==> flow/design.v <==
module TMDS_Encoder (
    input  wire       PixelClk,
    output reg  [9:0] pDataOutRaw,    
    input  wire [7:0] pDataOut,       
    input  wire       pC0,
    input  wire       pC1,
    input  wire       pVde
);
localparam [9:0] kCtlTkn0 = 10'b1101010100;
localparam [9:0] kCtlTkn1 = 10'b0010101011;
localparam [9:0] kCtlTkn2 = 10'b0101010100;
localparam [9:0] kCtlTkn3 = 10'b1010101011;
function [3:0] sum_bits8;
    input [7:0] u;
    integer i;
    begin
        sum_bits8 = 4'd0;
        for (i = 0; i < 8; i = i + 1)
            sum_bits8 = sum_bits8 + {3'b000, u[i]};
    end
endfunction
reg  [7:0] pDataOut_1;
reg  [3:0] n1d_1;
reg        pC0_1, pC1_1, pVde_1;
reg  [8:0] q_m_2;
reg  [3:0] n1q_m_2, n0q_m_2;
reg        pC0_2, pC1_2, pVde_2;
reg  signed [4:0] cnt_t_3;
wire [8:0] q_m_xor_1, q_m_xnor_1, q_m_1;
wire [3:0] n1q_m_1;
always @(posedge PixelClk) begin
    pVde_1     <= pVde;
    n1d_1      <= sum_bits8(pDataOut);
    pDataOut_1 <= pDataOut;
    pC0_1      <= pC0;
    pC1_1      <= pC1;
end
assign q_m_xor_1[0]  = pDataOut_1[0];
assign q_m_xnor_1[0] = pDataOut_1[0];
genvar gi;
generate
    for (gi = 1; gi < 8; gi = gi + 1) begin : encode
        assign q_m_xor_1[gi]  = q_m_xor_1[gi-1] ^ pDataOut_1[gi];
        assign q_m_xnor_1[gi] = ~(q_m_xnor_1[gi-1] ^ pDataOut_1[gi]);
    end
endgenerate
assign q_m_xor_1[8]  = 1'b1;
assign q_m_xnor_1[8] = 1'b0;
assign q_m_1 = (n1d_1 > 4'd4 || (n1d_1 == 4'd4 && pDataOut_1[0] == 1'b0)) ?
               q_m_xnor_1 : q_m_xor_1;
assign n1q_m_1 = sum_bits8(q_m_1[7:0]);
always @(posedge PixelClk) begin
    n1q_m_2 <= n1q_m_1;
    n0q_m_2 <= 4'd8 - n1q_m_1;
    q_m_2   <= q_m_1;
    pC0_2   <= pC0_1;
    pC1_2   <= pC1_1;
    pVde_2  <= pVde_1;
end
wire cond_balanced_2     = (cnt_t_3 == 5'sd0) || (n1q_m_2 == 4'd4);
wire cond_not_balanced_2 = (cnt_t_3 > 5'sd0 && n1q_m_2 > 4'd4) ||
                           (cnt_t_3 < 5'sd0 && n1q_m_2 < 4'd4);
wire [9:0] control_token_2 = (!pC1_2 && !pC0_2) ? kCtlTkn0 :
                             (!pC1_2 &&  pC0_2) ? kCtlTkn1 :
                             ( pC1_2 && !pC0_2) ? kCtlTkn2 :
                                                  kCtlTkn3;
wire [9:0] q_out_2 =
    !pVde_2                            ? control_token_2 :
    (cond_balanced_2 && !q_m_2[8])     ? {~q_m_2[8], q_m_2[8], ~q_m_2[7:0]} :
    (cond_balanced_2 &&  q_m_2[8])     ? {~q_m_2[8], q_m_2[8],  q_m_2[7:0]} :
    cond_not_balanced_2                ? {1'b1,      q_m_2[8], ~q_m_2[7:0]} :
                                         {1'b0,      q_m_2[8],  q_m_2[7:0]};
wire signed [4:0] dc_bias_2 = $signed({1'b0, n0q_m_2}) - $signed({1'b0, n1q_m_2});
wire signed [4:0] cnt_t_2 =
    !pVde_2                        ? 5'sd0 :
    (cond_balanced_2 && !q_m_2[8]) ? cnt_t_3 + dc_bias_2 :
    (cond_balanced_2 &&  q_m_2[8]) ? cnt_t_3 - dc_bias_2 :
    cond_not_balanced_2            ? cnt_t_3 + $signed({3'b000,  q_m_2[8], 1'b0}) + dc_bias_2 :
                                     cnt_t_3 - $signed({3'b000, ~q_m_2[8], 1'b0}) - dc_bias_2;
always @(posedge PixelClk) begin
    cnt_t_3     <= cnt_t_2;
    pDataOutRaw <= q_out_2;    
end
endmodule
module rgb2dvi (
    input  wire        PixelClk,
    input  wire [23:0] vid_pData,
    input  wire        vid_pVDE,
    input  wire        vid_pHSync,
    input  wire        vid_pVSync,
    output wire [9:0]  pDataOutRaw0,    
    output wire [9:0]  pDataOutRaw1,    
    output wire [9:0]  pDataOutRaw2     
);
TMDS_Encoder DataEncoder0 (
    .PixelClk(PixelClk), .pDataOutRaw(pDataOutRaw0),
    .pDataOut(vid_pData[15:8]), .pC0(vid_pHSync), .pC1(vid_pVSync), .pVde(vid_pVDE));
TMDS_Encoder DataEncoder1 (
    .PixelClk(PixelClk), .pDataOutRaw(pDataOutRaw1),
    .pDataOut(vid_pData[7:0]), .pC0(1'b0), .pC1(1'b0), .pVde(vid_pVDE));
TMDS_Encoder DataEncoder2 (
    .PixelClk(PixelClk), .pDataOutRaw(pDataOutRaw2),
    .pDataOut(vid_pData[23:16]), .pC0(1'b0), .pC1(1'b0), .pVde(vid_pVDE));
endmodule
Reports on rgb2dvi
The steps from the RTL of rgb2dvi to its reports follow in flow order.
Line numbers count from 1 in the design file above.
Operators: Yosys type, input widths -> output width; for muxes data width and select width s.
Library cell names are shortened.
{ "design": {"top": "rgb2dvi", "clock_port": "PixelClk", "library": "sky130hd", "corner": "tt_025C_1v80"} }

Elaborated design
Yosys after proc, flatten, opt, wreduce and memory -nomap, before mapping. Enables and synchronous resets that opt folds into registers are not counted as muxes. Memory bits, and registers merged into a memory's read port (data or address), are not among the register bits. Print and check cells are not counted. Equal cells are merged and count once.
{ "bits": {"input_bits": 28, "out_inout_bits": 30, "word_cells": 243, "reg_bits": 138} }
{ "op_classes": {"addsub": 66, "muxes": 25, "reduce_logical": 35, "cmp": 15, "n_logic": 69, "eq_ne": 6} }
{ "ops": {"columns": ["op", "n"], "rows": [
  ["$add 4x1->4", 36],
  ["$mux 10", 13],
  ["$mux 5", 9],
  ["$xor 1x1->1", 39],
  ["$add 5x5->5", 6],
  ["$sub 5x5->5", 6],
  ["$not 1->1", 27],
  ["$mux 9", 3],
  ["$gt 4x3->1 const B", 6],
  ["$eq 4x3->1 const B", 6],
  ["$not 8->8", 3],
  ["$logic_and 1x1->1", 18],
  ["$sub 4x4->5", 3],
  ["$gt 5x1->1 const B", 3],
  ["$lt 5x1->1 const B", 3],
  ["$add 5x3->5", 3],
  ["$sub 5x3->5", 3],
  ["$logic_not 5->1", 3],
  ["$add 1x1->2", 6],
  ["$lt 4x3->1 const B", 3],
  ["$sub 4x4->4 const A", 3],
  ["$logic_or 1x1->1", 9],
  ["$logic_not 1->1", 5]
]} }

Depth
Depth = most cells in a row (Yosys ltp): at word level without a register or memory, in the mapped netlist without a sequential cell, where the memories' decode and read muxes count.
{ "logic_depth": {"ltp_word": 23, "abc_area": 0, "ltp_mapped": 14, "depth_no_buf": 14} }

Mapped cells and area
Yosys stat after the flow's synthesis: flattened, memories mapped to cells. It holds for the ABC_AREA given above (unset counts as 0); a run with the other value may have another netlist.
{ "types": {"columns": ["cell_type", "n", "area_total_um2"], "rows": [
  ["dfxtp_1", 135, 2.7E+03],
  ["ha_1", 87, 1.09E+03],
  ["fa_1", 36, 720.691],
  ["inv_1", 123, 461.693],
  ["xnor2_1", 47, 411.645],
  ["xor2_1", 41, 359.094],
  ["nor2_1", 39, 146.39],
  ["a21oi_1", 24, 120.115],
  ["nand2_1", 32, 120.115],
  ["o21ai_0", 21, 105.101],
  ["xnor2_2", 5, 81.328],
  ["nor2b_1", 12, 75.072],
  ["xor2_2", 4, 65.062],
  ["nor3_1", 12, 60.058],
  ["o21a_1", 8, 60.058],
  ["xnor2_4", 2, 55.053],
  ["a21o_1", 7, 52.55],
  ["mux2i_1", 5, 50.048]
]} }
Other cell types: 41; their cells: 82.
{ "synth_totals": {"area_um2": 7348.3, "mapped_cells": 722, "ff_cells": 135, "n_buf": 8, "sequential_area_um2": 2702.6} }
By module: a second synthesis without flattening, with its own total; a netlist apart from the flattened one above.
{ "unflattened": {"cells_unflattened": 745, "hier_area_um2": 7770.0} }
Each row is one instance without its submodules.
{ "by_module": {"columns": ["module", "area_um2", "instances", "seq_area_um2", "n_cells"], "rows": [
  ["TMDS_Encoder", 2588.7, 3, 980.9, 248],
  ["rgb2dvi", 3.8, 1, 0.0, 1]
]} }

Path before layout
Path of least setup slack by OpenSTA after synthesis, without wires, with an ideal clock, recovery checks aside; 20% of the period is set as input and as output delay. Where synthesis merged equal registers, the netlist keeps one of their names.
{ "synth_path": {"kind": "register -> register", "start": "register DataEncoder1.pDataOut_1[0]", "end": "register DataEncoder1.n0q_m_2[3]", "arrival_ns": 3.730, "delay_ns": 3.802, "required_ns": 3.928, "setup_ns": 0.072, "tclk_ns": 4.0, "launch_ns": 0.000, "n_path_buf": 0, "stages": 13, "setup_slack_ns": 0.199, "period_less_setup_slack_ns": 3.801} }
"delay_ns" = arrival - input delay + setup time.
"stages": output pins that drive a net of the path, with the launching flip-flop's if there is one; two outputs of one cell count as two.
"period_less_setup_slack_ns" = period - worst setup slack (recovery checks aside). The figure is calculated, with input and output delays left at 20% of the set period.
{ "synth_between": {"path_cell_list": "dfxtp_1 nand2_1 a21oi_1 xnor2_1 ha_1 fa_1 inv_1 fa_1 fa_1 fa_1 inv_1 nor3_1 xor2_1", "cells_between": 32, "classes_between": "add/sub (8); mux (1); logic (21); reduce/logical (2)"} }
{ "synth_rtl": {"columns": ["element", "line", "rtl"], "rows": [
  ["from (decl)", 22, "reg  [7:0] pDataOut_1;"],
  ["from (assign)", 34, "pDataOut_1 <= pDataOut;"],
  ["to (assign)", 54, "n0q_m_2 <= 4'd8 - n1q_m_1;"],
  ["to (decl)", 26, "reg  [3:0] n1q_m_2, n0q_m_2;"]
]} }
No chain of elaborated cells between the ends is given.
Nets of the timed path that keep an RTL name, with a line that drives or declares them; the list need not be complete.
{ "synth_named_nets": {"columns": ["net", "line", "rtl"], "rows": [
  ["DataEncoder1.q_m_1[8]", 49, "assign q_m_1 = (n1d_1 > 4'd4 || (n1d_1 == 4'd4 && pDataOut_1[0] == 1'b0)) ?"],
  ["DataEncoder1.q_m_1[1]", 49, null],
  ["DataEncoder1.n1q_m_1[1]", 19, "sum_bits8 = sum_bits8 + {3'b000, u[i]};"]
]} }

Path in the finished layout
From the final timing report of run 1: the path of least setup slack in the routed layout; clock arrival at registers is part of the times.
{ "layout_path": {"kind": "register -> register", "start": "register DataEncoder0.n1d_1[0]", "end": "register DataEncoder0.n0q_m_2[2]", "setup_slack_ns": -1.07, "arrival_ns": 3.89, "tclk_ns": 2.51, "n_path_buf": 1, "launch_ns": 0.42, "stages": 14, "required_ns": 2.83, "setup_ns": 0.11} }
Between the ends stands the longest chain of elaborated cells between them, by number of cells; it is not shown to be the way that was timed. Of several equally long chains one is given.
Each line given opens the expression or statement behind the cell; cells for indexed reads and writes are added by Yosys, which also makes memories of some case tables.
{ "layout_between": {"path_cell_list": "dfxtp_1 nor2_1 nand2_1 a21oi_4 xnor2_2 ha_1 fa_1 inv_2 fa_1 fa_2 fa_2 buf_4 ha_1 xnor2_1", "elab_chain_len": 12, "cells_between": 13, "lines_between": 3, "classes_between": "add/sub (8); compare (1); eq/ne (1); mux (1); reduce/logical (2)"} }
{ "layout_rtl": {"columns": ["element", "line", "rtl"], "rows": [
  ["from (decl)", 23, "reg  [3:0] n1d_1;"],
  ["from (assign)", 33, "n1d_1      <= sum_bits8(pDataOut);"],
  ["$eq 4x3->1", 49, "assign q_m_1 = (n1d_1 > 4'd4 || (n1d_1 == 4'd4 && pDataOut_1[0] == 1'b0)) ?"],
  ["$logic_and 1x1->1", 49, null],
  ["$logic_or 1x1->1", 49, null],
  ["$mux 9", 49, null],
  ["$add 1x1->2", 19, "sum_bits8 = sum_bits8 + {3'b000, u[i]};"],
  ["$add 4x1->4 (6 in a row)", 19, null],
  ["$sub 4x4->4", 54, "n0q_m_2 <= 4'd8 - n1q_m_1;"],
  ["to (assign)", 54, null],
  ["to (decl)", 26, "reg  [3:0] n1q_m_2, n0q_m_2;"]
]} }
Nets of the timed path that keep an RTL name, with a line that drives or declares them; the list need not be complete.
{ "layout_named_nets": {"columns": ["net", "line"], "rows": [
  ["DataEncoder0.q_m_1[8]", 49],
  ["DataEncoder0.q_m_1[1]", 49]
]} }

Flow measurements of rgb2dvi on sky130hd: 3 stored runs with different settings, listed in no order. Input and output delays are each 20% of the period that was set; the output load is 0.01 pF.
"period reached": clock period set for the run, less the worst setup slack. It is reckoned from that one timing run; input and output delays stay at 20% of the period that was set.
By "critical setup path time" is meant the share of the clock period that the worst setup path is allowed (20% is reserved at inputs, 20% at outputs), minus its slack. Clock arrival times at its registers enter into it.

==> run 1: settings <==
{ "CAP_MARGIN": 20, "CORE_ASPECT_RATIO": 1.14, "CORE_MARGIN": 9, "CORE_UTILIZATION": 53, "CTS_CLUSTER_DIAMETER": 171, "GPL_ROUTABILITY_DRIVEN": 0, "GPL_TIMING_DRIVEN": 0, "MAX_ROUTING_LAYER": "met4", "MIN_ROUTING_LAYER": "met2", "SLEW_MARGIN": 0, "TNS_END_PERCENT": 5, "period_ns": 2.51 }
==> run 1: results <==
standard-cell area after layout: 9217.6 sq um
synthesized cell area: 7348.3 sq um
critical setup path time: 3.58 ns
worst path kind: register -> register
period reached: 3.576 ns
die footprint: 18436.4 sq um
post-route worst hold slack: 0.223 ns
worst setup slack after layout: -1.066 ns

==> run 2: settings <==
{ "CORE_ASPECT_RATIO": 1.73, "CORE_MARGIN": 6, "CORE_UTILIZATION": 16, "GPL_TIMING_DRIVEN": 0, "MAX_ROUTING_LAYER": "met4", "MIN_ROUTING_LAYER": "met2", "TNS_END_PERCENT": 95, "period_ns": 4.28, "CAP_MARGIN": 20, "SLEW_MARGIN": 20 }
==> run 2: results <==
post-route worst hold slack: 0.336 ns
worst setup slack after layout: 0.251 ns
critical setup path time: 4.03 ns
worst path kind: register -> register
standard-cell area after layout: 9267.6 sq um
synthesized cell area: 7348.3 sq um
period reached: 4.029 ns
die footprint: 51409.0 sq um

==> run 3: settings <==
{ "ABC_AREA": 1, "CELL_PAD_IN_SITES_GLOBAL_PLACEMENT": 2, "CORE_ASPECT_RATIO": 0.82, "CTS_CLUSTER_DIAMETER": 131, "CTS_CLUSTER_SIZE": 39, "GPL_ROUTABILITY_DRIVEN": 0, "HOLD_SLACK_MARGIN": -0.04, "MAX_ROUTING_LAYER": "met4", "MIN_ROUTING_LAYER": "met1", "SETUP_SLACK_MARGIN": 0.86, "SLEW_MARGIN": 35, "period_ns": 4.77, "CAP_MARGIN": 20, "CORE_MARGIN": 2, "CORE_UTILIZATION": 40 }
==> run 3: results <==
period reached: 3.698 ns
post-route worst hold slack: 0.325 ns
worst setup slack after layout: 1.072 ns
standard-cell area after layout: 9288.9 sq um
synthesized cell area: 7746.2 sq um
critical setup path time: 3.70 ns
worst path kind: register -> register
die footprint: 20500.1 sq um
